==> flow/design.v <==
module	inv (A, Y);
   input A;
   output Y;
   not u1 (Y,A);
endmodule 
module	and2 (A, B, Y);
   input A, B;
   output Y;
   and u1 (Y,A,B);
endmodule 
module	and3 (A, B, C, Y);
   input A, B,C;
   output Y;
   and u1 (Y,A,B,C);
endmodule 
module	and4 (A,B,C,D, Y);
   input A,B,C,D;
   output Y;
   and u1 (Y,A,B,C,D);
endmodule 
module	and5 (A,B,C,D,E, Y);
   input A,B,C,D,E;
   output Y;
   and u1 (Y,A,B,C,D,E);
endmodule 
module	and8 (A,B,C,D,E,F,G,H, Y);
   input A,B,C,D,E,F,G,H;
   output Y;
   and u1 (Y,A,B,C,D,E,F,G,H);
endmodule 
module	nand2 (A, B, Y);
   input A, B;
   output Y;
   nand u1 (Y,A,B);
endmodule 
module	nand3 (A, B, C, Y);
   input A, B,C;
   output Y;
   nand u1 (Y,A,B,C);
endmodule 
module	nand4 (A,B,C,D, Y);
   input A,B,C,D;
   output Y;
   nand u1 (Y,A,B,C,D);
endmodule 
module	nand5 (A,B,C,D,E, Y);
   input A,B,C,D,E;
   output Y;
   nand u1 (Y,A,B,C,D,E);
endmodule 
module	nand8 (A,B,C,D,E,F,G,H, Y);
   input A,B,C,D,E,F,G,H;
   output Y;
   nand u1 (Y,A,B,C,D,E,F,G,H);
endmodule 
module	xor2 (A, B, Y);
   input A, B;
   output Y;
   xor u1 (Y,A,B);
endmodule 
module	xor3 (A, B, C, Y);
   input A, B,C;
   output Y;
   xor u1 (Y,A,B,C);
endmodule 
module	xor4 (A,B,C,D, Y);
   input A,B,C,D;
   output Y;
   xor u1 (Y,A,B,C,D);
endmodule 
module	xor5 (A,B,C,D,E, Y);
   input A,B,C,D,E;
   output Y;
   xor u1 (Y,A,B,C,D,E);
endmodule 
module	xor8 (A,B,C,D,E,F,G,H, Y);
   input A,B,C,D,E,F,G,H;
   output Y;
   xor u1 (Y,A,B,C,D,E,F,G,H);
endmodule 
module	nor2 (A, B, Y);
   input A, B;
   output Y;
   nor u1 (Y,A,B);
endmodule 
module	or2 (A, B, Y);
   input A, B;
   output Y;
   or u1 (Y,A,B);
endmodule 
module	or8 (A,B,C,D,E,F,G,H, Y);
   input A,B,C,D,E,F,G,H;
   output Y;
   or u1 (Y,A,B,C,D,E,F,G,H);
endmodule 
module	c1908 (InDataBus, InCheckBits, InExtSynBits,
				    ContE, ContB, ContF, ContG, ContH, ContK, ContL,
				    OutDataBus, OutSynCheckBits,
				    ByteParLo, ByteParHi, UncorrError);
   input [15:0] 	InDataBus;
   output [15:0] 	OutDataBus;
   input [5:0] 	InCheckBits;
   output [5:0] 	OutSynCheckBits;
   input [3:0] 	InExtSynBits;
   input 	ContE, ContB, ContF, ContG, ContH, ContK, ContL;
   output 	ByteParLo, ByteParHi, UncorrError;
   TopLevel1908 Ckt1908(InDataBus, InCheckBits, InExtSynBits,
				    ContE, ContB, ContF, ContG, ContH, ContK, ContL,
				    OutDataBus, OutSynCheckBits,
				    ByteParLo, ByteParHi, UncorrError);
endmodule  
module TopLevel1908(InDataBus, InCheckBits, InExtSynBits,
				    ContE, ContB, ContF, ContG, ContH, ContK, ContL,
				    OutDataBus, OutSynCheckBits,
				    ByteParLo, ByteParHi, UncorrError);
   input [15:0]  InDataBus;
   input [5:0]	  InCheckBits;
   input [3:0]	  InExtSynBits;
   input		  ContE, ContB, ContF, ContG, ContH, ContK, ContL;
   output [15:0] OutDataBus;
   output [5:0]  OutSynCheckBits;
   output		  ByteParLo, ByteParHi, UncorrError;
   wire [5:0]	  SynBits, NewSynBits, Not_NewSynBits, AllExtSynBits;
   wire		  ContIntM, ContIntP, CorrectionFlag;
   wire		  CorrectionFlagLo, CorrectionFlagHi;
   wire		  InDBParityLo, InDBParityHi;
   wire [15:0]	  DecodedSyn;
   wire [11:0]	  ProductSyn;
   SyndromeGenerator M1(InDataBus, InCheckBits, ContB, ContG, ContH,
			SynBits, InDBParityLo, InDBParityHi);
   ModifySyndrome M2(SynBits, InExtSynBits, InCheckBits, ContE, ContG, ContH,
		     NewSynBits, Not_NewSynBits, AllExtSynBits,
		     ContIntM, ContIntP);
   SyndromeDecode M3(NewSynBits, Not_NewSynBits, ContIntM, ContIntP,
		     ContE, ContB, ContF, ContG, ContH, ContK, ContL,
		     DecodedSyn, ProductSyn,
		     CorrectionFlag, CorrectionFlagLo, CorrectionFlagHi);
   DataBusCorrect M4(InDataBus, DecodedSyn, OutDataBus);
   SynCheckGenerator M5(SynBits, AllExtSynBits, CorrectionFlag, ContE, ContF, ContB,
			OutSynCheckBits);
   ByteParity M6(InDBParityHi, InCheckBits[3], CorrectionFlagHi, ContB, ContL,
		 ByteParHi);
   ByteParity M7(InDBParityLo, InCheckBits[5], CorrectionFlagLo, ContB, ContK,
		 ByteParLo);
   UncorrErrorGenerator M8(ProductSyn, Not_NewSynBits, CorrectionFlagHi, CorrectionFlagLo,
			   InCheckBits[1], InCheckBits[4],			   
			   ContE, ContF, ContB, ContG, ContH, ContIntM, ContIntP,
			   UncorrError);
endmodule  
module SyndromeGenerator(InDataBus, InCheckBits, ContB, ContG, ContH,
				    SynBits, InDBParityLo, InDBParityHi);
   input [15:0] InDataBus;
   input [5:0]	 InCheckBits;
   input		 ContB, ContG, ContH;
   output [5:0] SynBits;
   output		 InDBParityLo, InDBParityHi;
   wire         line0, line1, line2, line3, line4, line5, line6, line7, line8, line9, line10, 
                   line11, line12, line13, line14, line15, line16, line17, line18, line19, line20,
                   line21, line22, line23, line24, line25, line26, line27, line28, line29, line30, 
                   line31, line32, line33, line34, line35, line36, line37, line38, line39, line40,
                   line41, line42, line43, line44, line45, line46, line47, line48, line49, line50, 
                   line51, line52, line53, line54, line55, line56, line57, line58, line59, line60,
                   line61, line62, line63, line64, line65, line66, line67, line68, line69, line70, 
                   line71, line72, line73, line74, line75, line76, line77, line78, line79,
                   line80, line81, line82, line83, line84, line85, line86, line87, line88, line89, 
                   line90, line91, line92, line93;
  wire         Not_ContB, Not_ContH;
  wire         temp0, temp1, temp2, temp3, temp4, temp5;
   wire [15:0]	 NotInDataBus;
   inv UM1_0( .A(ContB), .Y(Not_ContB) );
   inv UM1_1( .A(ContH), .Y(Not_ContH) );
   and3 UM1_2( .A(InCheckBits[0]), .B(ContG), .C(Not_ContB), .Y(temp0) );
   and3 UM1_3( .A(InCheckBits[1]), .B(Not_ContH), .C(Not_ContB), .Y(temp1) );
   and3 UM1_4( .A(InCheckBits[2]), .B(Not_ContH), .C(Not_ContB), .Y(temp2) );
   and2 UM1_5( .A(InCheckBits[3]), .B(Not_ContB), .Y(temp3) );
   and3 UM1_6( .A(InCheckBits[4]), .B(ContG), .C(Not_ContB), .Y(temp4) );
   and2 UM1_7( .A(InCheckBits[5]), .B(Not_ContB), .Y(temp5) );
   inv UM1_8( .A(InDataBus[0]), .Y(NotInDataBus[0]) ),
      UM1_9( .A(InDataBus[1]), .Y(NotInDataBus[1]) ),
      UM1_10( .A(InDataBus[2]), .Y(NotInDataBus[2]) ),
      UM1_11( .A(InDataBus[3]), .Y(NotInDataBus[3]) ),
      UM1_12( .A(InDataBus[4]), .Y(NotInDataBus[4]) ),
      UM1_13( .A(InDataBus[5]), .Y(NotInDataBus[5]) ),
      UM1_14( .A(InDataBus[6]), .Y(NotInDataBus[6]) ),
      UM1_15( .A(InDataBus[7]), .Y(NotInDataBus[7]) ),
      UM1_16( .A(InDataBus[8]), .Y(NotInDataBus[8]) ),
      UM1_17( .A(InDataBus[9]), .Y(NotInDataBus[9]) ),
      UM1_18( .A(InDataBus[10]), .Y(NotInDataBus[10]) ),
      UM1_19( .A(InDataBus[11]), .Y(NotInDataBus[11]) ),
      UM1_20( .A(InDataBus[12]), .Y(NotInDataBus[12]) ),
      UM1_21( .A(InDataBus[13]), .Y(NotInDataBus[13]) ),
      UM1_22( .A(InDataBus[14]), .Y(NotInDataBus[14]) ),
      UM1_23( .A(InDataBus[15]), .Y(NotInDataBus[15]) );
   xor2 UM1_46( .A(NotInDataBus[7]), .B(NotInDataBus[5]), .Y(line46) );
   xor2 UM1_47( .A(line46), .B(NotInDataBus[2]), .Y(line47) );
   xor2 UM1_48( .A(NotInDataBus[14]), .B(NotInDataBus[9]), .Y(line48) );
   xor2 UM1_49( .A(line48), .B(NotInDataBus[11]), .Y(line49) );
   xor2 UM1_50( .A(line47), .B(line49), .Y(line50) );
   xor2 UM1_51( .A(line50), .B(temp0), .Y(SynBits[0]) );
   xor2 UM1_38( .A(NotInDataBus[8]), .B(NotInDataBus[13]), .Y(line38) );
   xor2 UM1_39( .A(line38), .B(NotInDataBus[15]), .Y(line39) );
   xor2 UM1_40( .A(NotInDataBus[14]), .B(temp1), .Y(line40) );
   xor2 UM1_41( .A(line40), .B(NotInDataBus[10]), .Y(line41) );
   xor2 UM1_42( .A(line39), .B(line41), .Y(line42) );
   xor2 UM1_43( .A(NotInDataBus[7]), .B(NotInDataBus[4]), .Y(line43) );
   xor2 UM1_44( .A(line43), .B(NotInDataBus[1]), .Y(line44) );
   xor2 UM1_45( .A(line42), .B(line44), .Y(SynBits[1]) );
   xor2 UM1_24( .A(NotInDataBus[0]), .B(temp2), .Y(line24) );
   xor2 UM1_25( .A(NotInDataBus[12]), .B(NotInDataBus[11]), .Y(line25) );
   xor2 UM1_26( .A(line25), .B(NotInDataBus[10]), .Y(line26) );
   inv UM1_27( .A(line26), .Y(line27) );
   xor2 UM1_28( .A(NotInDataBus[15]), .B(NotInDataBus[14]), .Y(line28) );
   xor2 UM1_29( .A(line28), .B(NotInDataBus[9]), .Y(line29) );
   xor2 UM1_30( .A(line27), .B(line29), .Y(line30) );
   xor2 UM1_31( .A(NotInDataBus[6]), .B(NotInDataBus[5]), .Y(line31) );
   xor2 UM1_32( .A(line31), .B(NotInDataBus[4]), .Y(line32) );
   inv UM1_33( .A(line32), .Y(line33) );
   xor2 UM1_34( .A(line30), .B(line33), .Y(line34) );
   inv UM1_35( .A(line34), .Y(line35) );
   inv UM1_36( .A(line24), .Y(line36) );
   xor2 UM1_37( .A(line36), .B(line35), .Y(SynBits[2]) );
   xor2 UM1_76( .A(NotInDataBus[3]), .B(NotInDataBus[13]), .Y(line76) );
   xor2 UM1_77( .A(line76), .B(temp3), .Y(line77) );
   xor2 UM1_78( .A(NotInDataBus[2]), .B(NotInDataBus[1]), .Y(line78) );
   xor2 UM1_79( .A(line78), .B(NotInDataBus[0]), .Y(line79) );
   xor2 UM1_80( .A(NotInDataBus[15]), .B(NotInDataBus[14]), .Y(line80) );
   xor2 UM1_81( .A(line80), .B(NotInDataBus[9]), .Y(line81) );
   inv UM1_82( .A(line81), .Y(line82) );
   xor2 UM1_83( .A(line79), .B(line82), .Y(line83) );
   xor2 UM1_84( .A(line83), .B(line27), .Y(line84) );
   inv UM1_85( .A(line84), .Y(line85) );
   xor2 UM1_86( .A(line77), .B(line85), .Y(SynBits[3]) );
   xor2 UM1_52( .A(NotInDataBus[8]), .B(NotInDataBus[13]), .Y(line52) );
   xor2 UM1_53( .A(line52), .B(NotInDataBus[15]), .Y(line53) );
   inv UM1_54( .A(line53), .Y(line54) );
   xor2 UM1_55( .A(NotInDataBus[9]), .B(NotInDataBus[6]), .Y(line55) );
   xor2 UM1_56( .A(line55), .B(NotInDataBus[3]), .Y(line56) );
   inv UM1_57( .A(line56), .Y(line57) );
   xor2 UM1_58( .A(line54), .B(line57), .Y(line58) );
   xor2 UM1_59( .A(temp4), .B(NotInDataBus[12]), .Y(line59) );
   inv UM1_60( .A(line59), .Y(line60) );
   xor2 UM1_61( .A(line58), .B(line60), .Y(SynBits[4]) );
   xor2 UM1_62( .A(line29), .B(NotInDataBus[8]), .Y(line62) );
   xor2 UM1_63( .A(line62), .B(temp5), .Y(line63) );
   inv UM1_64( .A(line63), .Y(line64) );
   xor2 UM1_65( .A(NotInDataBus[2]), .B(NotInDataBus[1]), .Y(line65) );
   xor2 UM1_66( .A(line65), .B(NotInDataBus[0]), .Y(line66) );
   inv UM1_67( .A(line66), .Y(line67) );
   xor2 UM1_68( .A(NotInDataBus[6]), .B(NotInDataBus[5]), .Y(line68) );
   xor2 UM1_69( .A(line68), .B(NotInDataBus[4]), .Y(line69) );
   xor2 UM1_70( .A(line67), .B(line69), .Y(line70) );
   xor2 UM1_71( .A(NotInDataBus[7]), .B(NotInDataBus[3]), .Y(line71) );
   inv UM1_72( .A(line71), .Y(line72) );
   xor2 UM1_73( .A(line70), .B(line72), .Y(line73) );
   xor2 UM1_74( .A(line64), .B(line73), .Y(line74) );
   inv UM1_75( .A(line74), .Y(SynBits[5]) );
   xor2 UM1_87( .A(line67), .B(line69), .Y(line87) );
   xor2 UM1_88( .A(line87), .B(line72), .Y(InDBParityLo) );
   xor2 UM1_89( .A(NotInDataBus[12]), .B(NotInDataBus[11]), .Y(line89) );
   xor2 UM1_90( .A(line89), .B(NotInDataBus[10]), .Y(line90) );
   xor2 UM1_91( .A(line82), .B(line90), .Y(line91) );
   xor2 UM1_92( .A(NotInDataBus[13]), .B(NotInDataBus[8]), .Y(line92) );
   inv UM1_93( .A(line92), .Y(line93) );
   xor2 UM1_94( .A(line91), .B(line93), .Y(InDBParityHi) );
endmodule  
module ModifySyndrome(SynBits, InExtSynBits, InCheckBits, ContE, ContG, ContH,
				  NewSynBits, Not_NewSynBits, AllExtSynBits,
				  ContIntM, ContIntP);
   input [5:0]	 SynBits;
   input [3:0]	 InExtSynBits;
   input [5:0]	 InCheckBits;
   input		 ContE, ContG, ContH;
   output [5:0] NewSynBits, Not_NewSynBits, AllExtSynBits;
   output		 ContIntM, ContIntP;
   wire         Not_ContE, Not_ContH;
   wire         temp0, temp1, temp2, temp3, temp4, temp5, line7, line10;
   inv  UM2_0( .A(ContE), .Y(Not_ContE) );
   and2 UM2_1( .A(SynBits[0]), .B(Not_ContE), .Y(temp0) ),
        UM2_2( .A(SynBits[1]), .B(Not_ContE), .Y(temp1) ),
        UM2_3( .A(SynBits[2]), .B(Not_ContE), .Y(temp2) ),
        UM2_4( .A(SynBits[3]), .B(Not_ContE), .Y(temp3) ),
        UM2_5( .A(SynBits[4]), .B(Not_ContE), .Y(temp4) ),
        UM2_6( .A(SynBits[5]), .B(Not_ContE), .Y(temp5) );
   assign AllExtSynBits[3:0] = InExtSynBits[3:0];
   nand2 UM2_7( .A(ContG), .B(Not_ContE), .Y(line7) );
   and2 UM2_8( .A(InCheckBits[0]), .B(line7), .Y(AllExtSynBits[4]) );
   inv  UM2_9( .A(ContH), .Y(Not_ContH) );
   nand2 UM2_10( .A(Not_ContH), .B(Not_ContE), .Y(line10) );
   and2 UM2_11( .A(line10), .B(InCheckBits[2]), .Y(AllExtSynBits[5]) );
   nand2 UM2_12( .A(InCheckBits[1]), .B(line10), .Y(ContIntM) );
   nand2 UM2_13( .A(InCheckBits[4]), .B(line7), .Y(ContIntP) );
   xor2  UM2_14( .A(temp0), .B(AllExtSynBits[0]), .Y(NewSynBits[0]) ),
        UM2_15( .A(temp1), .B(AllExtSynBits[1]), .Y(NewSynBits[1]) ),
        UM2_16( .A(temp2), .B(AllExtSynBits[2]), .Y(NewSynBits[2]) ),
        UM2_17( .A(temp3), .B(AllExtSynBits[3]), .Y(NewSynBits[3]) ),
        UM2_18( .A(temp4), .B(AllExtSynBits[4]), .Y(NewSynBits[4]) ),
        UM2_19( .A(temp5), .B(AllExtSynBits[5]), .Y(NewSynBits[5]) );
   inv  UM2_20( .A(NewSynBits[0]), .Y(Not_NewSynBits[0]) ),
        UM2_21( .A(NewSynBits[1]), .Y(Not_NewSynBits[1]) ),
        UM2_22( .A(NewSynBits[2]), .Y(Not_NewSynBits[2]) ),
        UM2_23( .A(NewSynBits[3]), .Y(Not_NewSynBits[3]) ),
        UM2_24( .A(NewSynBits[4]), .Y(Not_NewSynBits[4]) ),
        UM2_25( .A(NewSynBits[5]), .Y(Not_NewSynBits[5]) );
endmodule  
module SyndromeDecode(NewSynBits, Not_NewSynBits, ContIntM, ContIntP,
				  ContE, ContB, ContF, ContG, ContH, ContK, ContL,
				  DecodedSyn, ProductSyn,
				  CorrectionFlag, CorrectionFlagLo, CorrectionFlagHi);
   input [5:0]	  NewSynBits, Not_NewSynBits;
   input		  ContIntM, ContIntP;
   input		  ContE, ContB, ContF, ContG, ContH, ContK, ContL;
   output [15:0] DecodedSyn;
   output [11:0] ProductSyn;
   output		  CorrectionFlag, CorrectionFlagLo, CorrectionFlagHi;
   wire         line0, line1, line2, line3, line4, line5, line6, line7;
   wire         Not_ContK, Not_ContL, Not_ContB, NotGH, ContIntLo, ContIntHi;
   inv  UM3_0( .A(ContK), .Y(Not_ContK) );
   inv  UM3_1( .A(ContL), .Y(Not_ContL) );  
   inv  UM3_2( .A(ContB), .Y(Not_ContB) );
   nand2 UM3_3( .A(ContG), .B(ContH), .Y(NotGH) );
   nand4 UM3_4( .A(Not_ContK), .B(ContE), .C(ContB), .D(NotGH), .Y(line4) );
   nand3 UM3_5( .A(ContF), .B(Not_ContB), .C(NotGH), .Y(line5) );
   nand2 UM3_6( .A(line4), .B(line5), .Y(ContIntLo) );
   nand4 UM3_7( .A(Not_ContL), .B(ContE), .C(ContB), .D(NotGH), .Y(line7) );
   nand2 UM3_8( .A(line7), .B(line5), .Y(ContIntHi) );
   and2 UM3_9 ( .A(ContIntM), .B(NewSynBits[5]), .Y(ProductSyn[0]) ),
       UM3_10( .A(Not_NewSynBits[0]), .B(Not_NewSynBits[1]), .Y(ProductSyn[1]) ),
       UM3_11( .A(Not_NewSynBits[4]), .B(Not_NewSynBits[2]), .Y(ProductSyn[2]) ),
       UM3_12( .A(Not_NewSynBits[0]), .B(NewSynBits[1]), .Y(ProductSyn[3]) ),
       UM3_13( .A(NewSynBits[0]), .B(Not_NewSynBits[1]), .Y(ProductSyn[4]) ),
       UM3_14( .A(NewSynBits[4]), .B(Not_NewSynBits[2]), .Y(ProductSyn[5]) ),
       UM3_15( .A(ContIntP), .B(Not_NewSynBits[3]), .Y(ProductSyn[6]) ),
       UM3_16( .A(NewSynBits[4]), .B(NewSynBits[2]), .Y(ProductSyn[7]) ),
       UM3_17( .A(ContIntM), .B(Not_NewSynBits[5]), .Y(ProductSyn[8]) ),
       UM3_18( .A(Not_NewSynBits[4]), .B(NewSynBits[2]), .Y(ProductSyn[9]) ),
       UM3_19( .A(ContIntP), .B(NewSynBits[3]), .Y(ProductSyn[10]) ),
       UM3_20( .A(NewSynBits[0]), .B(NewSynBits[1]), .Y(ProductSyn[11]) );
   and5 UM3_21( .A(ProductSyn[0]), .B(ProductSyn[10]), .C(ProductSyn[9]),
			.D(ProductSyn[1]), .E(ContIntLo), .Y(DecodedSyn[0]) ),
       UM3_22( .A(ProductSyn[0]), .B(ProductSyn[10]), .C(ProductSyn[2]),
			.D(ProductSyn[3]), .E(ContIntLo), .Y(DecodedSyn[1]) ),
       UM3_23( .A(ProductSyn[0]), .B(ProductSyn[10]), .C(ProductSyn[2]),
			.D(ProductSyn[4]), .E(ContIntLo), .Y(DecodedSyn[2]) ),
       UM3_24( .A(ProductSyn[0]), .B(ProductSyn[10]), .C(ProductSyn[5]),
			.D(ProductSyn[1]), .E(ContIntLo), .Y(DecodedSyn[3]) ),
       UM3_25( .A(ProductSyn[0]), .B(ProductSyn[6]), .C(ProductSyn[9]),
			.D(ProductSyn[3]), .E(ContIntLo), .Y(DecodedSyn[4]) ),
       UM3_26( .A(ProductSyn[0]), .B(ProductSyn[6]), .C(ProductSyn[9]),
			.D(ProductSyn[4]), .E(ContIntLo), .Y(DecodedSyn[5]) ),
       UM3_27( .A(ProductSyn[0]), .B(ProductSyn[6]), .C(ProductSyn[7]),
			.D(ProductSyn[1]), .E(ContIntLo), .Y(DecodedSyn[6]) ),
       UM3_28( .A(ProductSyn[0]), .B(ProductSyn[6]), .C(ProductSyn[2]),
			.D(ProductSyn[11]), .E(ContIntLo), .Y(DecodedSyn[7]) ),
       UM3_29( .A(ProductSyn[0]), .B(ProductSyn[6]), .C(ProductSyn[5]),
			.D(ProductSyn[3]), .E(ContIntHi), .Y(DecodedSyn[8]) ),
       UM3_30( .A(ProductSyn[0]), .B(ProductSyn[10]), .C(ProductSyn[7]),
			.D(ProductSyn[4]), .E(ContIntHi), .Y(DecodedSyn[9]) ),
       UM3_31( .A(ProductSyn[8]), .B(ProductSyn[10]), .C(ProductSyn[9]),
			.D(ProductSyn[3]), .E(ContIntHi), .Y(DecodedSyn[10]) ),
       UM3_32( .A(ProductSyn[8]), .B(ProductSyn[10]), .C(ProductSyn[9]),
			.D(ProductSyn[4]), .E(ContIntHi), .Y(DecodedSyn[11]) ),
       UM3_33( .A(ProductSyn[8]), .B(ProductSyn[10]), .C(ProductSyn[7]),
			.D(ProductSyn[1]), .E(ContIntHi), .Y(DecodedSyn[12]) ),
       UM3_34( .A(ProductSyn[8]), .B(ProductSyn[10]), .C(ProductSyn[5]),
			.D(ProductSyn[3]), .E(ContIntHi), .Y(DecodedSyn[13]) ),
       UM3_35( .A(ProductSyn[0]), .B(ProductSyn[10]), .C(ProductSyn[9]),
			.D(ProductSyn[11]), .E(ContIntHi), .Y(DecodedSyn[14]) ),
       UM3_36( .A(ProductSyn[0]), .B(ProductSyn[10]), .C(ProductSyn[7]),
			.D(ProductSyn[3]), .E(ContIntHi), .Y(DecodedSyn[15]) );
   or8 UM3_37( .A(DecodedSyn[0]), .B(DecodedSyn[1]), .C(DecodedSyn[2]),
			.D(DecodedSyn[3]), .E(DecodedSyn[4]), .F(DecodedSyn[5]),
			.G(DecodedSyn[6]), .H(DecodedSyn[7]), .Y(CorrectionFlagLo) );
   or8 UM3_38( .A(DecodedSyn[8]), .B(DecodedSyn[9]), .C(DecodedSyn[10]),
			.D(DecodedSyn[11]), .E(DecodedSyn[12]), .F(DecodedSyn[13]),
			.G(DecodedSyn[14]), .H(DecodedSyn[15]), .Y(CorrectionFlagHi) );
   or2 UM3_39( .A(CorrectionFlagLo), .B(CorrectionFlagHi), .Y(CorrectionFlag) );
endmodule  
module DataBusCorrect(InDataBus, DecodedSyn, OutDataBus);
   input [15:0]  InDataBus, DecodedSyn;
   output [15:0] OutDataBus;
   xor2 UM4_0( .A(InDataBus[0]), .B(DecodedSyn[0]), .Y(OutDataBus[0]) ),
      UM4_1( .A(InDataBus[1]), .B(DecodedSyn[1]), .Y(OutDataBus[1]) ),
      UM4_2( .A(InDataBus[2]), .B(DecodedSyn[2]), .Y(OutDataBus[2]) ),
      UM4_3( .A(InDataBus[3]), .B(DecodedSyn[3]), .Y(OutDataBus[3]) ),
      UM4_4( .A(InDataBus[4]), .B(DecodedSyn[4]), .Y(OutDataBus[4]) ),
      UM4_5( .A(InDataBus[5]), .B(DecodedSyn[5]), .Y(OutDataBus[5]) ),
      UM4_6( .A(InDataBus[6]), .B(DecodedSyn[6]), .Y(OutDataBus[6]) ),
      UM4_7( .A(InDataBus[7]), .B(DecodedSyn[7]), .Y(OutDataBus[7]) ),
      UM4_8( .A(InDataBus[8]), .B(DecodedSyn[8]), .Y(OutDataBus[8]) ),
      UM4_9( .A(InDataBus[9]), .B(DecodedSyn[9]), .Y(OutDataBus[9]) ),
      UM4_10( .A(InDataBus[10]), .B(DecodedSyn[10]), .Y(OutDataBus[10]) ),
      UM4_11( .A(InDataBus[11]), .B(DecodedSyn[11]), .Y(OutDataBus[11]) ),
      UM4_12( .A(InDataBus[12]), .B(DecodedSyn[12]), .Y(OutDataBus[12]) ),
      UM4_13( .A(InDataBus[13]), .B(DecodedSyn[13]), .Y(OutDataBus[13]) ),
      UM4_14( .A(InDataBus[14]), .B(DecodedSyn[14]), .Y(OutDataBus[14]) ),
      UM4_15( .A(InDataBus[15]), .B(DecodedSyn[15]), .Y(OutDataBus[15]) );
endmodule  
module SynCheckGenerator(SynBits, AllExtSynBits, CorrectionFlag, ContE,
					ContF, ContB, OutSynCheckBits);
   input [5:0]	 SynBits, AllExtSynBits;
   input		 CorrectionFlag;
   input		 ContE, ContF, ContB;
   output [5:0] OutSynCheckBits;
   wire         Not_ContF;
   inv  UM5_0( .A(ContF), .Y(Not_ContF) );
   SynCheckSlice UM5_1(SynBits[0], AllExtSynBits[0], CorrectionFlag, ContE,
				   Not_ContF, ContB, OutSynCheckBits[0]),
                 UM5_2(SynBits[1], AllExtSynBits[1], CorrectionFlag, ContE,
				   Not_ContF, ContB, OutSynCheckBits[1]),
                 UM5_3(SynBits[2], AllExtSynBits[2], CorrectionFlag, ContE,
				   Not_ContF, ContB, OutSynCheckBits[2]),
                 UM5_4(SynBits[3], AllExtSynBits[3], CorrectionFlag, ContE,
				   Not_ContF, ContB, OutSynCheckBits[3]),
                 UM5_5(SynBits[4], AllExtSynBits[4], CorrectionFlag, ContE,
				   Not_ContF, ContB, OutSynCheckBits[4]),
                 UM5_6(SynBits[5], AllExtSynBits[5], CorrectionFlag, ContE,
				   Not_ContF, ContB, OutSynCheckBits[5]);
endmodule  
module SynCheckSlice(SynBits_i, AllExtSynBits_i, CorrectionFlag, ContE,
				 NotContF, ContB, OutSynCheckBits_i);
   input	SynBits_i, AllExtSynBits_i;
   input	CorrectionFlag;
   input	ContE, NotContF, ContB;
   output	OutSynCheckBits_i;
   wire         line0, line1, line2 ;
   and3 SCS_0( .A(AllExtSynBits_i), .B(ContE), .C(CorrectionFlag), .Y(line0) );
   xor2  SCS_1( .A(SynBits_i), .B(line0), .Y(line1) );
   nand2 SCS_2( .A(NotContF), .B(ContB), .Y(line2) );
   and2 SCS_3( .A(line2), .B(line1), .Y(OutSynCheckBits_i) );
endmodule  
module ByteParity (InDBParity_N, InCheckBit_N, CorrectionFlag_N, ContB, Cont_N,
			    ByteParity_N);
   input	InDBParity_N, InCheckBit_N, CorrectionFlag_N;
   input	ContB, Cont_N;
   output	ByteParity_N;
   wire         line0, line1, line2, line3, line4, line5, line6, line7, line8;
   wire         Not_Cont_N, Not_ContB, Not_InDBParity_N;
   inv UM6_7_0( .A(ContB), .Y(Not_ContB) ),
      UM6_7_1( .A(Cont_N), .Y(Not_Cont_N) ),
      UM6_7_2( .A(InDBParity_N), .Y(Not_InDBParity_N) );
   nand2 UM6_7_3( .A(ContB), .B(Not_Cont_N), .Y(line3) );
   and2 UM6_7_4( .A(line3), .B(Not_InDBParity_N), .Y(line4) );
   and2 UM6_7_5( .A(CorrectionFlag_N), .B(Not_ContB), .Y(line5) );
   xor2  UM6_7_6( .A(line5), .B(line4), .Y(line6) );
   nand2 UM6_7_7( .A(InCheckBit_N), .B(Cont_N), .Y(line7) );
   and2 UM6_7_8( .A(line7), .B(ContB), .Y(line8) );
   xor2  UM6_7_9( .A(line6), .B(line8), .Y(ByteParity_N) );
endmodule  
module UncorrErrorGenerator (ProductSyn, Not_NewSynBits, CorrectionFlagHi, CorrectionFlagLo,
			     InCheckBit1, InCheckBit4,
			     ContE,ContF, ContB, ContG, ContH, ContIntM, ContIntP,
			     UncorrError);
   input [11:0]	ProductSyn;
   input [5:0]	Not_NewSynBits;
   input	InCheckBit1, InCheckBit4;	
   input	CorrectionFlagHi, CorrectionFlagLo;
   input	ContE, ContF, ContB, ContG, ContH, ContIntM, ContIntP;
   output	UncorrError;
   wire		 UESignal, ErrorFREE;
   wire         line0, line1, line2, line3, line4, line5, line6, line7, line8, line9,
		line10, line11, line12, line13, line14, line15, line16, line17, line18;
   wire         Not_ContH, Not_ContE, Not_ContB, Not_ContF, NotM, NotP, NotGH, ContIntUE, NotCorrFlagHi, NotCorrFlagLo;
   inv  UM8_0( .A(ContH), .Y(Not_ContH) ),
        UM8_1( .A(ContE), .Y(Not_ContE) ),
        UM8_2( .A(ContB), .Y(Not_ContB) ),
        UM8_3( .A(ContF), .Y(Not_ContF) ),
        UM8_4( .A(ContIntM), .Y(NotM) ),
        UM8_5( .A(ContIntP), .Y(NotP) );
   nand2 UM8_6( .A(ContG), .B(ContH), .Y(NotGH) );
   and3 UM8_7( .A(ContF), .B(Not_ContB), .C(NotGH), .Y(ContIntUE) );
   UEGen UM8_8(ProductSyn, ContIntUE, NotM, NotP, Not_NewSynBits[3], Not_NewSynBits[5],
	       UESignal);
   nand2 UM8_9( .A(Not_ContH), .B(Not_ContE), .Y(line9) ),
         UM8_10( .A(InCheckBit1), .B(line9), .Y(line10) ),
         UM8_11( .A(ContG), .B(Not_ContE), .Y(line11) ),
         UM8_12( .A(InCheckBit4), .B(line11), .Y(line12 ) );
   nand8 UM8_13( .A(Not_NewSynBits[0]), .B(Not_NewSynBits[1]), .C(Not_NewSynBits[2]),
		 .D(Not_NewSynBits[3]), .E(Not_NewSynBits[4]), .F(Not_NewSynBits[5]),
		 .G(line10), .H(line12), .Y(ErrorFREE) );
   inv  UM8_14( .A(CorrectionFlagHi), .Y(NotCorrFlagHi) ),
        UM8_15( .A(CorrectionFlagLo), .Y(NotCorrFlagLo) );
   and3 UM8_16( .A(NotCorrFlagLo), .B(NotCorrFlagHi), .C(UESignal), .Y(line16) );
   and4 UM8_17( .A(Not_ContB), .B(ErrorFREE), .C(ContF), .D(line16), .Y(line17) );
   and3 UM8_18( .A(Not_ContB), .B(ErrorFREE), .C(Not_ContF), .Y(line18) );
   nor2 UM8_19( .A(line18), .B(line17), .Y(UncorrError) );
endmodule  
module UEGen(ProductSyn, ContIntUE, NotM, NotP, NotNewSynBit3, NotNewSynBit5,
		   UESignal);
   input [11:0] ProductSyn;
   input	ContIntUE, NotM, NotP, NotNewSynBit3, NotNewSynBit5;
   output	UESignal;
   wire line0, line1, line2, line3, line4, line5, line6, line7, line8, line9;
   and2 UEG_0( .A(NotP), .B(NotNewSynBit3), .Y(line0) ),
        UEG_1( .A(NotM), .B(NotNewSynBit5), .Y(line1) );
   nand5 UEG_2( .A(ProductSyn[0]), .B(ProductSyn[6]), .C(ProductSyn[2]),
		.D(ProductSyn[1]), .E(ContIntUE), .Y(line2) ),
         UEG_3( .A(ProductSyn[8]), .B(ProductSyn[10]), .C(ProductSyn[2]),
		.D(ProductSyn[1]), .E(ContIntUE), .Y(line3) ),
         UEG_4( .A(ProductSyn[8]), .B(ProductSyn[6]), .C(ProductSyn[9]),
		.D(ProductSyn[1]), .E(ContIntUE), .Y(line4) ),
         UEG_5( .A(ProductSyn[8]), .B(ProductSyn[6]), .C(ProductSyn[2]),
		.D(ProductSyn[3]), .E(ContIntUE), .Y(line5) ),
         UEG_6( .A(ProductSyn[8]), .B(ProductSyn[6]), .C(ProductSyn[2]),
		.D(ProductSyn[4]), .E(ContIntUE), .Y(line6) ),
         UEG_7( .A(ProductSyn[8]), .B(ProductSyn[6]), .C(ProductSyn[5]),
		.D(ProductSyn[1]), .E(ContIntUE), .Y(line7) ),
         UEG_8( .A(ProductSyn[8]), .B(line0), .C(ProductSyn[2]),
		.D(ProductSyn[1]), .E(ContIntUE), .Y(line8) ),
         UEG_9( .A(line1), .B(ProductSyn[6]), .C(ProductSyn[2]),
	        .D(ProductSyn[1]), .E(ContIntUE), .Y(line9) );
   and8 UEG_10( .A(line2), .B(line3), .C(line4), .D(line5), .E(line6),
		.F(line7), .G(line8), .H(line9), .Y(UESignal) );
endmodule  
module error_correction # (
    parameter puf_sig_length     = 256,
    parameter ipid_N             = 16
)
(
    input                                clk,
    input                                rst_n,
    input        [1:0]                   pcm_instruction,
    input        [puf_sig_length-1:0]    pcm_puf_in,
    input                                pcm_puf_in_valid,
    input        [$clog2(ipid_N)-1:0]    pcm_ipid_number,
    output logic [puf_sig_length-1:0]    pcm_puf_out,
    output logic                         pcm_puf_out_valid,
    output logic                         pcm_S_c  
);  
typedef enum logic [1:0] {IDLE, PROVISION_ID, CORRECT_SIG} state_t;
state_t state_r; 
logic [(6*(puf_sig_length/16))-1:0] parity_bits [0:ipid_N-1];
wire [puf_sig_length-1:0] temp_corrected_out; 
genvar j;
generate
    for (j =0; j < puf_sig_length/16; j++) begin
        error_module errorX (.data(pcm_puf_in[((j+1)*16)-1:j*16]), .parity(parity_bits[pcm_ipid_number][((j+1)*6)-1:j*6]), .corrected_out(temp_corrected_out[((j+1)*16)-1:j*16]));
    end 
endgenerate 
always @(posedge clk) begin
    if (state_r == PROVISION_ID && pcm_puf_in_valid) begin
        for (int i = 0; i < puf_sig_length/16; i++) begin
            parity_bits[pcm_ipid_number][0+(6*i)] <= pcm_puf_in[2+(16*i)] ^ pcm_puf_in[5+(16*i)] ^ pcm_puf_in[7+(16*i)] ^ pcm_puf_in[9+(16*i)] ^ pcm_puf_in[11+(16*i)] ^ pcm_puf_in[14+(16*i)];
            parity_bits[pcm_ipid_number][1+(6*i)] <= pcm_puf_in[1+(16*i)] ^ pcm_puf_in[4+(16*i)] ^ pcm_puf_in[7+(16*i)] ^ pcm_puf_in[8+(16*i)] ^ pcm_puf_in[10+(16*i)] ^ pcm_puf_in[13+(16*i)] ^ pcm_puf_in[14+(16*i)] ^ pcm_puf_in[15+(16*i)];
            parity_bits[pcm_ipid_number][2+(6*i)] <= pcm_puf_in[0+(16*i)] ^ pcm_puf_in[4+(16*i)] ^ pcm_puf_in[5+(16*i)] ^ pcm_puf_in[6+(16*i)] ^ pcm_puf_in[9+(16*i)] ^ pcm_puf_in[10+(16*i)] ^ pcm_puf_in[11+(16*i)] ^ pcm_puf_in[12+(16*i)] ^ pcm_puf_in[14+(16*i)] ^ pcm_puf_in[15+(16*i)];
            parity_bits[pcm_ipid_number][3+(6*i)] <= pcm_puf_in[0+(16*i)] ^ pcm_puf_in[1+(16*i)] ^ pcm_puf_in[2+(16*i)] ^ pcm_puf_in[3+(16*i)] ^ pcm_puf_in[4+(16*i)] ^ pcm_puf_in[9+(16*i)] ^ pcm_puf_in[10+(16*i)] ^ pcm_puf_in[11+(16*i)] ^ pcm_puf_in[12+(16*i)] ^ pcm_puf_in[13+(16*i)] ^ pcm_puf_in[14+(16*i)] ^ pcm_puf_in[15+(16*i)];
            parity_bits[pcm_ipid_number][4+(6*i)] <= pcm_puf_in[3+(16*i)] ^ pcm_puf_in[6+(16*i)] ^ pcm_puf_in[8+(16*i)] ^ pcm_puf_in[9+(16*i)] ^ pcm_puf_in[12+(16*i)]  ^ pcm_puf_in[13+(16*i)] ^ pcm_puf_in[15+(16*i)];
            parity_bits[pcm_ipid_number][5+(6*i)] <= pcm_puf_in[0+(16*i)] ^ pcm_puf_in[1+(16*i)] ^ pcm_puf_in[2+(16*i)] ^ pcm_puf_in[3+(16*i)] ^ pcm_puf_in[4+(16*i)] ^ pcm_puf_in[5+(16*i)] ^ pcm_puf_in[6+(16*i)] ^ pcm_puf_in[7+(16*i)] ^ pcm_puf_in[8+(16*i)] ^ pcm_puf_in[9+(16*i)] ^ pcm_puf_in[14+(16*i)] ^ pcm_puf_in[15+(16*i)];                 
        end 
    end
end
always @(posedge clk, negedge rst_n) begin
    if (~rst_n) begin
        state_r <= IDLE; 
        pcm_puf_out_valid <= 0;
        pcm_puf_out <= 0; 
        pcm_S_c <= 0; 
    end 
    else begin
        case (state_r) 
            IDLE : begin
                pcm_S_c <= 0; 
                pcm_puf_out_valid <= 0;
                pcm_puf_out_valid <= 0;
                if (pcm_instruction == 2'b01) begin
                    state_r <= PROVISION_ID; 
                end 
                else if (pcm_instruction == 2'b10) begin
                    state_r <= CORRECT_SIG; 
                end 
            end 
            PROVISION_ID : begin  
                if (pcm_puf_in_valid) begin 
                    pcm_S_c <= 1; 
                    if (pcm_instruction == 2'b00) begin 
                        state_r <= IDLE; 
                        pcm_S_c <= 0; 
                    end 
                end 
            end 
            CORRECT_SIG : begin
                pcm_puf_out <= temp_corrected_out; 
                pcm_puf_out_valid <= 1;
                if (pcm_instruction == 2'b00) begin
                    state_r <= IDLE; 
                end 
            end 
        endcase 
    end 
end 
endmodule 
module error_module (
    input   [15:0]  data, 
    input   [5:0]   parity, 
    output logic [15:0]  corrected_out
    );
	wire ContG = 1'b1;
	wire ContH = 1'b0;
	wire ContB = 1'b0;
	wire ContE = 1'b0;
	wire ContF = 1'b1;
	wire ContK = 1'b1;
	wire ContL = 1'b1;
    wire ByteParLo1, ByteParHi1;
	wire UncorrError1;
    wire [5 :0] OutSynCheckBits;
	c1908 error_correction_1 (.InDataBus(data), .InCheckBits(parity), .InExtSynBits(4'b0000), 
	.ContE(ContE), .ContB(ContB), .ContF(ContF), .ContG(ContG), .ContH(ContH), .ContK(ContK), .ContL(ContL),
	.OutDataBus(corrected_out), .ByteParLo(ByteParLo1), .ByteParHi(ByteParHi1), .UncorrError(UncorrError1),
	.OutSynCheckBits(OutSynCheckBits));
endmodule
### Reports on error_correction

What the tools print for error_correction, step after step.
Lines are those of the file above, counted from 1.
Operators: Yosys type, input widths -> output width; for muxes data width and select width s.
Not given: -

* design top: error_correction
* clock: clk
* cell library: sky130hd
* corner: tt_025C_1v80

### Elaborated design

Counts by Yosys on the flattened word-level netlist (proc, flatten, opt, wreduce; memories kept). Register bits leave out memories and registers merged into their read ports (data or address). Print and check cells are left out. Cells with the same type and inputs are merged into one.
Yosys's memory passes give these memory sizes; they may raise the number of words (mostly to a power of two), join words into wider ones and drop unused or constant bits.

* reduce/logical cells: 8
* bitwise gates (word level): 2800
* equal/unequal tests: 6
* muxes and demuxes: 106

Operators with widths (number)
* $mux 96: 96
* $xor 1x1->1: 1648
* $and 1x1->1: 608
* $not 1->1: 544
* $mux 2: 4
* $pmux 2 s3: 1
* $eq 2x1->1 const B: 2
* $eq 2x2->1 const B: 2
* $logic_not 2->1: 2
* $reduce_bool 2->1: 2
* $pmux 1 s2: 2
* $ne 3x3->1 const B: 1
* $reduce_and 3->1: 1
* $reduce_bool 3->1: 1
* $mux 1: 3
* $ne 2x2->1 const B: 1
* $reduce_and 2->1: 1
* $logic_and 1x1->1: 1

* RAM bits: 1536
* memories: 1
* output and inout port bits: 258
* word-level cells: 2925
* flip-flop bits (word level): 260
* bits of input ports: 265

Memory list
* parity_bits: depth 16, bits a word 96, read ports 1, write ports 1, line 531 `logic [(6*(puf_sig_length/16))-1:0] parity_bits [0:ipid_N-1];`

### Longest topological paths

Depth = most cells in a row (Yosys ltp): at word level without a register or memory, in the mapped netlist without a sequential cell, where the memories' decode and read muxes count.

* word-level depth: 13
* ABC_AREA: 0
* depth in mapped cells: 14
* mapped depth without buffers: 7

### Synthesis result

Yosys stat after the flow's synthesis: flattened, memories mapped to cells. It holds for the ABC_AREA given above (unset counts as 0); a run with the other value may have another netlist.
Totals and module areas in this step are rounded.

* cell count: 4461
* sequential area: 0.053 mm^2
* buffers: 209
* mapped flip-flops: 1797
* synthesis area: 0.081 mm^2

Cells by type
* sky130_fd_sc_hd__edfxtp_1: number 1536, area in all 4.61E+04 um^2
* sky130_fd_sc_hd__mux4_2: number 431, area in all 9706.81 um^2
* sky130_fd_sc_hd__dfrtp_1: number 260, area in all 6506.24 um^2
* sky130_fd_sc_hd__xnor2_1: number 405, area in all 3.55E+03 um^2
* sky130_fd_sc_hd__xnor3_1: number 118, area in all 2.66E+03 um^2
* sky130_fd_sc_hd__xor2_1: number 176, area in all 1.54E+03 um^2
* sky130_fd_sc_hd__mux4_1: number 41, area in all 1.08E+03 um^2
* sky130_fd_sc_hd__nor2_1: number 249, area in all 934.646 um^2
* sky130_fd_sc_hd__a21oi_1: number 178, area in all 890.854 um^2
* sky130_fd_sc_hd__xor3_1: number 23, area in all 546.774 um^2
* sky130_fd_sc_hd__nand3_1: number 98, area in all 490.47 um^2
* sky130_fd_sc_hd__nand4_1: number 67, area in all 419.152 um^2
* sky130_fd_sc_hd__a31oi_1: number 66, area in all 412.896 um^2
* sky130_fd_sc_hd__clkbuf_1: number 99, area in all 371.606 um^2
* sky130_fd_sc_hd__a2111o_1: number 28, area in all 315.302 um^2
* sky130_fd_sc_hd__nand2_1: number 80, area in all 300.288 um^2
* sky130_fd_sc_hd__buf_6: number 25, area in all 281.52 um^2
* sky130_fd_sc_hd__or3_1: number 43, area in all 269.008 um^2

Not listed: further types 55, cells in them 538.
By module: a second synthesis without flattening, with its own total; a netlist apart from the flattened one above.

* cells (unflattened synthesis): 8257
* area total of the unflattened synthesis: 0.1 mm^2

Rows give one instance, submodules left out.

By module
* error_correction: seq. area 0.053 mm^2, cells 3361, instances 1, area 0.072 mm^2
* xor2: seq. area 0 mm^2, cells 1, instances 1424, area 0.0000088 mm^2
* and2: seq. area 0 mm^2, cells 1, instances 576, area 0.0000063 mm^2
* inv: seq. area 0 mm^2, cells 1, instances 928, area 0.0000038 mm^2
* and5: seq. area 0 mm^2, cells 3, instances 256, area 0.000013 mm^2
* nand5: seq. area 0 mm^2, cells 2, instances 128, area 0.000011 mm^2
* nand2: seq. area 0 mm^2, cells 1, instances 352, area 0.0000038 mm^2
* and3: seq. area 0 mm^2, cells 1, instances 208, area 0.0000063 mm^2
* or8: seq. area 0 mm^2, cells 3, instances 32, area 0.000016 mm^2
* ModifySyndrome: seq. area 0 mm^2, cells 4, instances 16, area 0.00003 mm^2
* nand8: seq. area 0 mm^2, cells 3, instances 16, area 0.000019 mm^2
* and8: seq. area 0 mm^2, cells 3, instances 16, area 0.000016 mm^2
* nand4: seq. area 0 mm^2, cells 1, instances 32, area 0.0000063 mm^2
* and4: seq. area 0 mm^2, cells 1, instances 16, area 0.0000088 mm^2

Modules not listed: 14.

### Worst setup path after synthesis

Path of least setup slack by OpenSTA after synthesis, without wires, with an ideal clock, recovery checks aside; 20% of the period is set as input and as output delay. Where synthesis merged equal registers, the netlist keeps one of their names.

* path type: in2reg
* start point: in pcm_ipid_number[1]
* end point: mem parity_bits[0][0]
* clock period: 5.0 ns
* required time: 4.332 ns
* library setup time: 0.668 ns
* delay of the path: 8.720 ns
* external input delay: 1.000 ns
* time at the first pin: 1.000 ns
* driving pins on the path: 9
* slack: -4.721 ns
* data arrival time: 9.052 ns
* buffers on the path: 7
* synthesis period reached: 9.721 ns

"delay of the path" is the arrival time less input delay plus setup time.
"driving pins on the path": output pins that drive a net of the path, with the launching flip-flop's if there is one; two outputs of one cell count as two.
"synthesis period reached" is the clock period less the worst setup slack; recovery checks do not enter. This is arithmetic on one report: input and output delays are still those of the set period (20% each).

* cell sequence: sky130_fd_sc_hd__buf_4 > sky130_fd_sc_hd__buf_6 > sky130_fd_sc_hd__buf_4 > sky130_fd_sc_hd__buf_2 > sky130_fd_sc_hd__buf_4 > sky130_fd_sc_hd__buf_2 > sky130_fd_sc_hd__buf_2 > sky130_fd_sc_hd__or3_1 > sky130_fd_sc_hd__nor3_1

Ends and longest elaborated chain, after synthesis
* start, declared: line 524 `input        [$clog2(ipid_N)-1:0]    pcm_ipid_number,`
* end, declared: line 531 `logic [(6*(puf_sig_length/16))-1:0] parity_bits [0:ipid_N-1];`

Chain of elaborated cells between the ends: none given.

### Timing after layout

Path of least setup slack in the final report of run 1 (OpenROAD, finished layout, wires in). Where an end is a register, its clock arrival counts in the times.

* path type: in2reg
* start point: in pcm_ipid_number[0]
* end point: reg pcm_puf_out[128]
* library setup time: 0.16 ns
* clock period: 3.88 ns
* data arrival time: 3.94 ns
* driving pins on the path: 11
* external input delay: 0.78 ns
* slack: 0.60 ns
* buffers on the path: 4
* time at the first pin: 0.78 ns
* required time: 4.54 ns

Between the ends stands the longest chain of elaborated cells between them, by number of cells; it is not shown to be the way that was timed. Of several equally long chains one is given.
Each line given opens the expression or statement behind the cell; cells for indexed reads and writes are added by Yosys, which also makes memories of some case tables.
The chain passes a memory read, where the word-level depth is cut; so it can be longer than that depth.

* cell sequence: sky130_fd_sc_hd__buf_8 > sky130_fd_sc_hd__buf_12 > sky130_fd_sc_hd__mux4_2 > sky130_fd_sc_hd__mux4_2 > sky130_fd_sc_hd__xnor2_1 > sky130_fd_sc_hd__nand2b_1 > sky130_fd_sc_hd__nor4b_1 > sky130_fd_sc_hd__buf_4 > sky130_fd_sc_hd__xnor2_1 > sky130_fd_sc_hd__buf_4 > sky130_fd_sc_hd__a21oi_1
* cells in the longest elaborated chain: 9
* elaborated cells between the ends (all ways): 27
* those cells by class: logic (26); memory (1)

Ends and longest elaborated chain, after layout
* start, declared: line 524 `input        [$clog2(ipid_N)-1:0]    pcm_ipid_number,`
* $mem_v2 16x96: line 531 `logic [(6*(puf_sig_length/16))-1:0] parity_bits [0:ipid_N-1];`
* $xor 1x1->1: line 59 `xor u1 (Y,A,B);`
* $not 1->1: line 4 `not u1 (Y,A);`
* $xor 1x1->1: line 59
* $not 1->1: line 4
* $and 1x1->1 (3 in a row): line 24 `and u1 (Y,A,B,C,D,E);`
* $xor 1x1->1: line 59
* end, assigned: line 555 `pcm_puf_out <= 0;`
* end, assigned: line 581 `pcm_puf_out <= temp_corrected_out;`
* end, declared: line 525 `output logic [puf_sig_length-1:0]    pcm_puf_out,`

--- measured runs ---
Settings and measured results of 6 stored flow runs for module error_correction (sky130hd), not sorted in any way. The constraints put input and output delay at 20% of the set period each and load the outputs with 0.01 pF.
"period reached": clock period set for the run, less the worst setup slack. It is reckoned from that one timing run; input and output delays stay at 20% of the period that was set.
By "total power of the final layout" is meant OpenSTA's value without simulated activity: inputs other than the clock are taken to toggle once in ten clock periods, and the tool carries that through the logic.
Values from the reports are rounded here.

### Run 1

Settings: `CORE_UTILIZATION=40`, `PLACE_DENSITY=0.6`, `SETUP_SLACK_MARGIN=-0.24`, `period_ns=3.88`, `CAP_MARGIN=20`, `CORE_MARGIN=2`, `SLEW_MARGIN=20`

- Cell area after synthesis: 0.081 mm^2
- Die footprint: 0.21 mm^2
- Standard-cell area of the final layout: 0.099 mm^2
- Utilization after routing: 0.5
- Smallest setup slack: 0.60 ns
- Worst hold slack in the final report: 0.48 ns
- Total power of the final layout: 61 mW
- Period reached: 3.276 ns

### Run 2

Settings: `ABC_AREA=1`, `CAP_MARGIN=25`, `CELL_PAD_IN_SITES_GLOBAL_PLACEMENT=2`, `CORE_ASPECT_RATIO=1.14`, `CORE_MARGIN=4`, `CORE_UTILIZATION=66`, `CTS_CLUSTER_DIAMETER=199`, `CTS_CLUSTER_SIZE=68`, `GPL_TIMING_DRIVEN=0`, `HOLD_SLACK_MARGIN=-0.07`, `MAX_ROUTING_LAYER=met4`, `MIN_ROUTING_LAYER=met2`, `period_ns=5.0`, `SLEW_MARGIN=20`

Stopped before the end: placement reported GPL-0301.

### Run 3

Settings: `ABC_AREA=1`, `CELL_PAD_IN_SITES_DETAIL_PLACEMENT=2`, `CELL_PAD_IN_SITES_GLOBAL_PLACEMENT=2`, `CORE_UTILIZATION=35`, `GPL_TIMING_DRIVEN=0`, `MIN_ROUTING_LAYER=met2`, `SETUP_SLACK_MARGIN=0.72`, `SLEW_MARGIN=35`, `TNS_END_PERCENT=75`, `period_ns=5.0`, `CAP_MARGIN=20`, `CORE_MARGIN=2`

- Cell area after synthesis: 0.09 mm^2
- Die footprint: 0.26 mm^2
- Standard-cell area of the final layout: 0.11 mm^2
- Utilization after routing: 0.43
- Smallest setup slack: 0.88 ns
- Worst hold slack in the final report: 0.48 ns
- Total power of the final layout: 47 mW
- Period reached: 4.116 ns

### Run 4

Settings: `ABC_AREA=0`, `CELL_PAD_IN_SITES_DETAIL_PLACEMENT=0`, `CORE_MARGIN=6`, `CORE_UTILIZATION=58`, `GPL_TIMING_DRIVEN=0`, `MAX_ROUTING_LAYER=met5`, `PLACE_DENSITY_LB_ADDON=0.08`, `TNS_END_PERCENT=25`, `period_ns=2.81`, `CAP_MARGIN=20`, `SLEW_MARGIN=20`

- Cell area after synthesis: 0.081 mm^2
- Die footprint: 0.15 mm^2
- Standard-cell area of the final layout: 0.1 mm^2
- Utilization after routing: 0.75
- Smallest setup slack: -0.36 ns
- Worst hold slack in the final report: 0.20 ns
- Total power of the final layout: 86 mW
- Period reached: 3.171 ns

### Run 5

Settings: `ABC_AREA=1`, `CORE_ASPECT_RATIO=1.65`, `CORE_MARGIN=10`, `CORE_UTILIZATION=37`, `CTS_CLUSTER_SIZE=52`, `GPL_ROUTABILITY_DRIVEN=0`, `PLACE_DENSITY=0.47`, `SLEW_MARGIN=10`, `period_ns=3.74`, `CAP_MARGIN=20`

- Cell area after synthesis: 0.09 mm^2
- Die footprint: 0.26 mm^2
- Standard-cell area of the final layout: 0.11 mm^2
- Utilization after routing: 0.45
- Smallest setup slack: 0.78 ns
- Worst hold slack in the final report: 0.48 ns
- Total power of the final layout: 58 mW
- Period reached: 2.957 ns

### Run 6

Settings: `ABC_AREA=1`, `CELL_PAD_IN_SITES_DETAIL_PLACEMENT=1`, `CELL_PAD_IN_SITES_GLOBAL_PLACEMENT=2`, `CORE_UTILIZATION=35`, `GPL_TIMING_DRIVEN=0`, `MIN_ROUTING_LAYER=met2`, `TNS_END_PERCENT=75`, `period_ns=5.0`, `CAP_MARGIN=20`, `CORE_MARGIN=2`, `SLEW_MARGIN=20`

- Cell area after synthesis: 0.09 mm^2
- Die footprint: 0.26 mm^2
- Standard-cell area of the final layout: 0.11 mm^2
- Utilization after routing: 0.43
- Smallest setup slack: 0.002 ns
- Worst hold slack in the final report: 0.48 ns
- Total power of the final layout: 46 mW
- Period reached: 4.998 ns
--- end ---
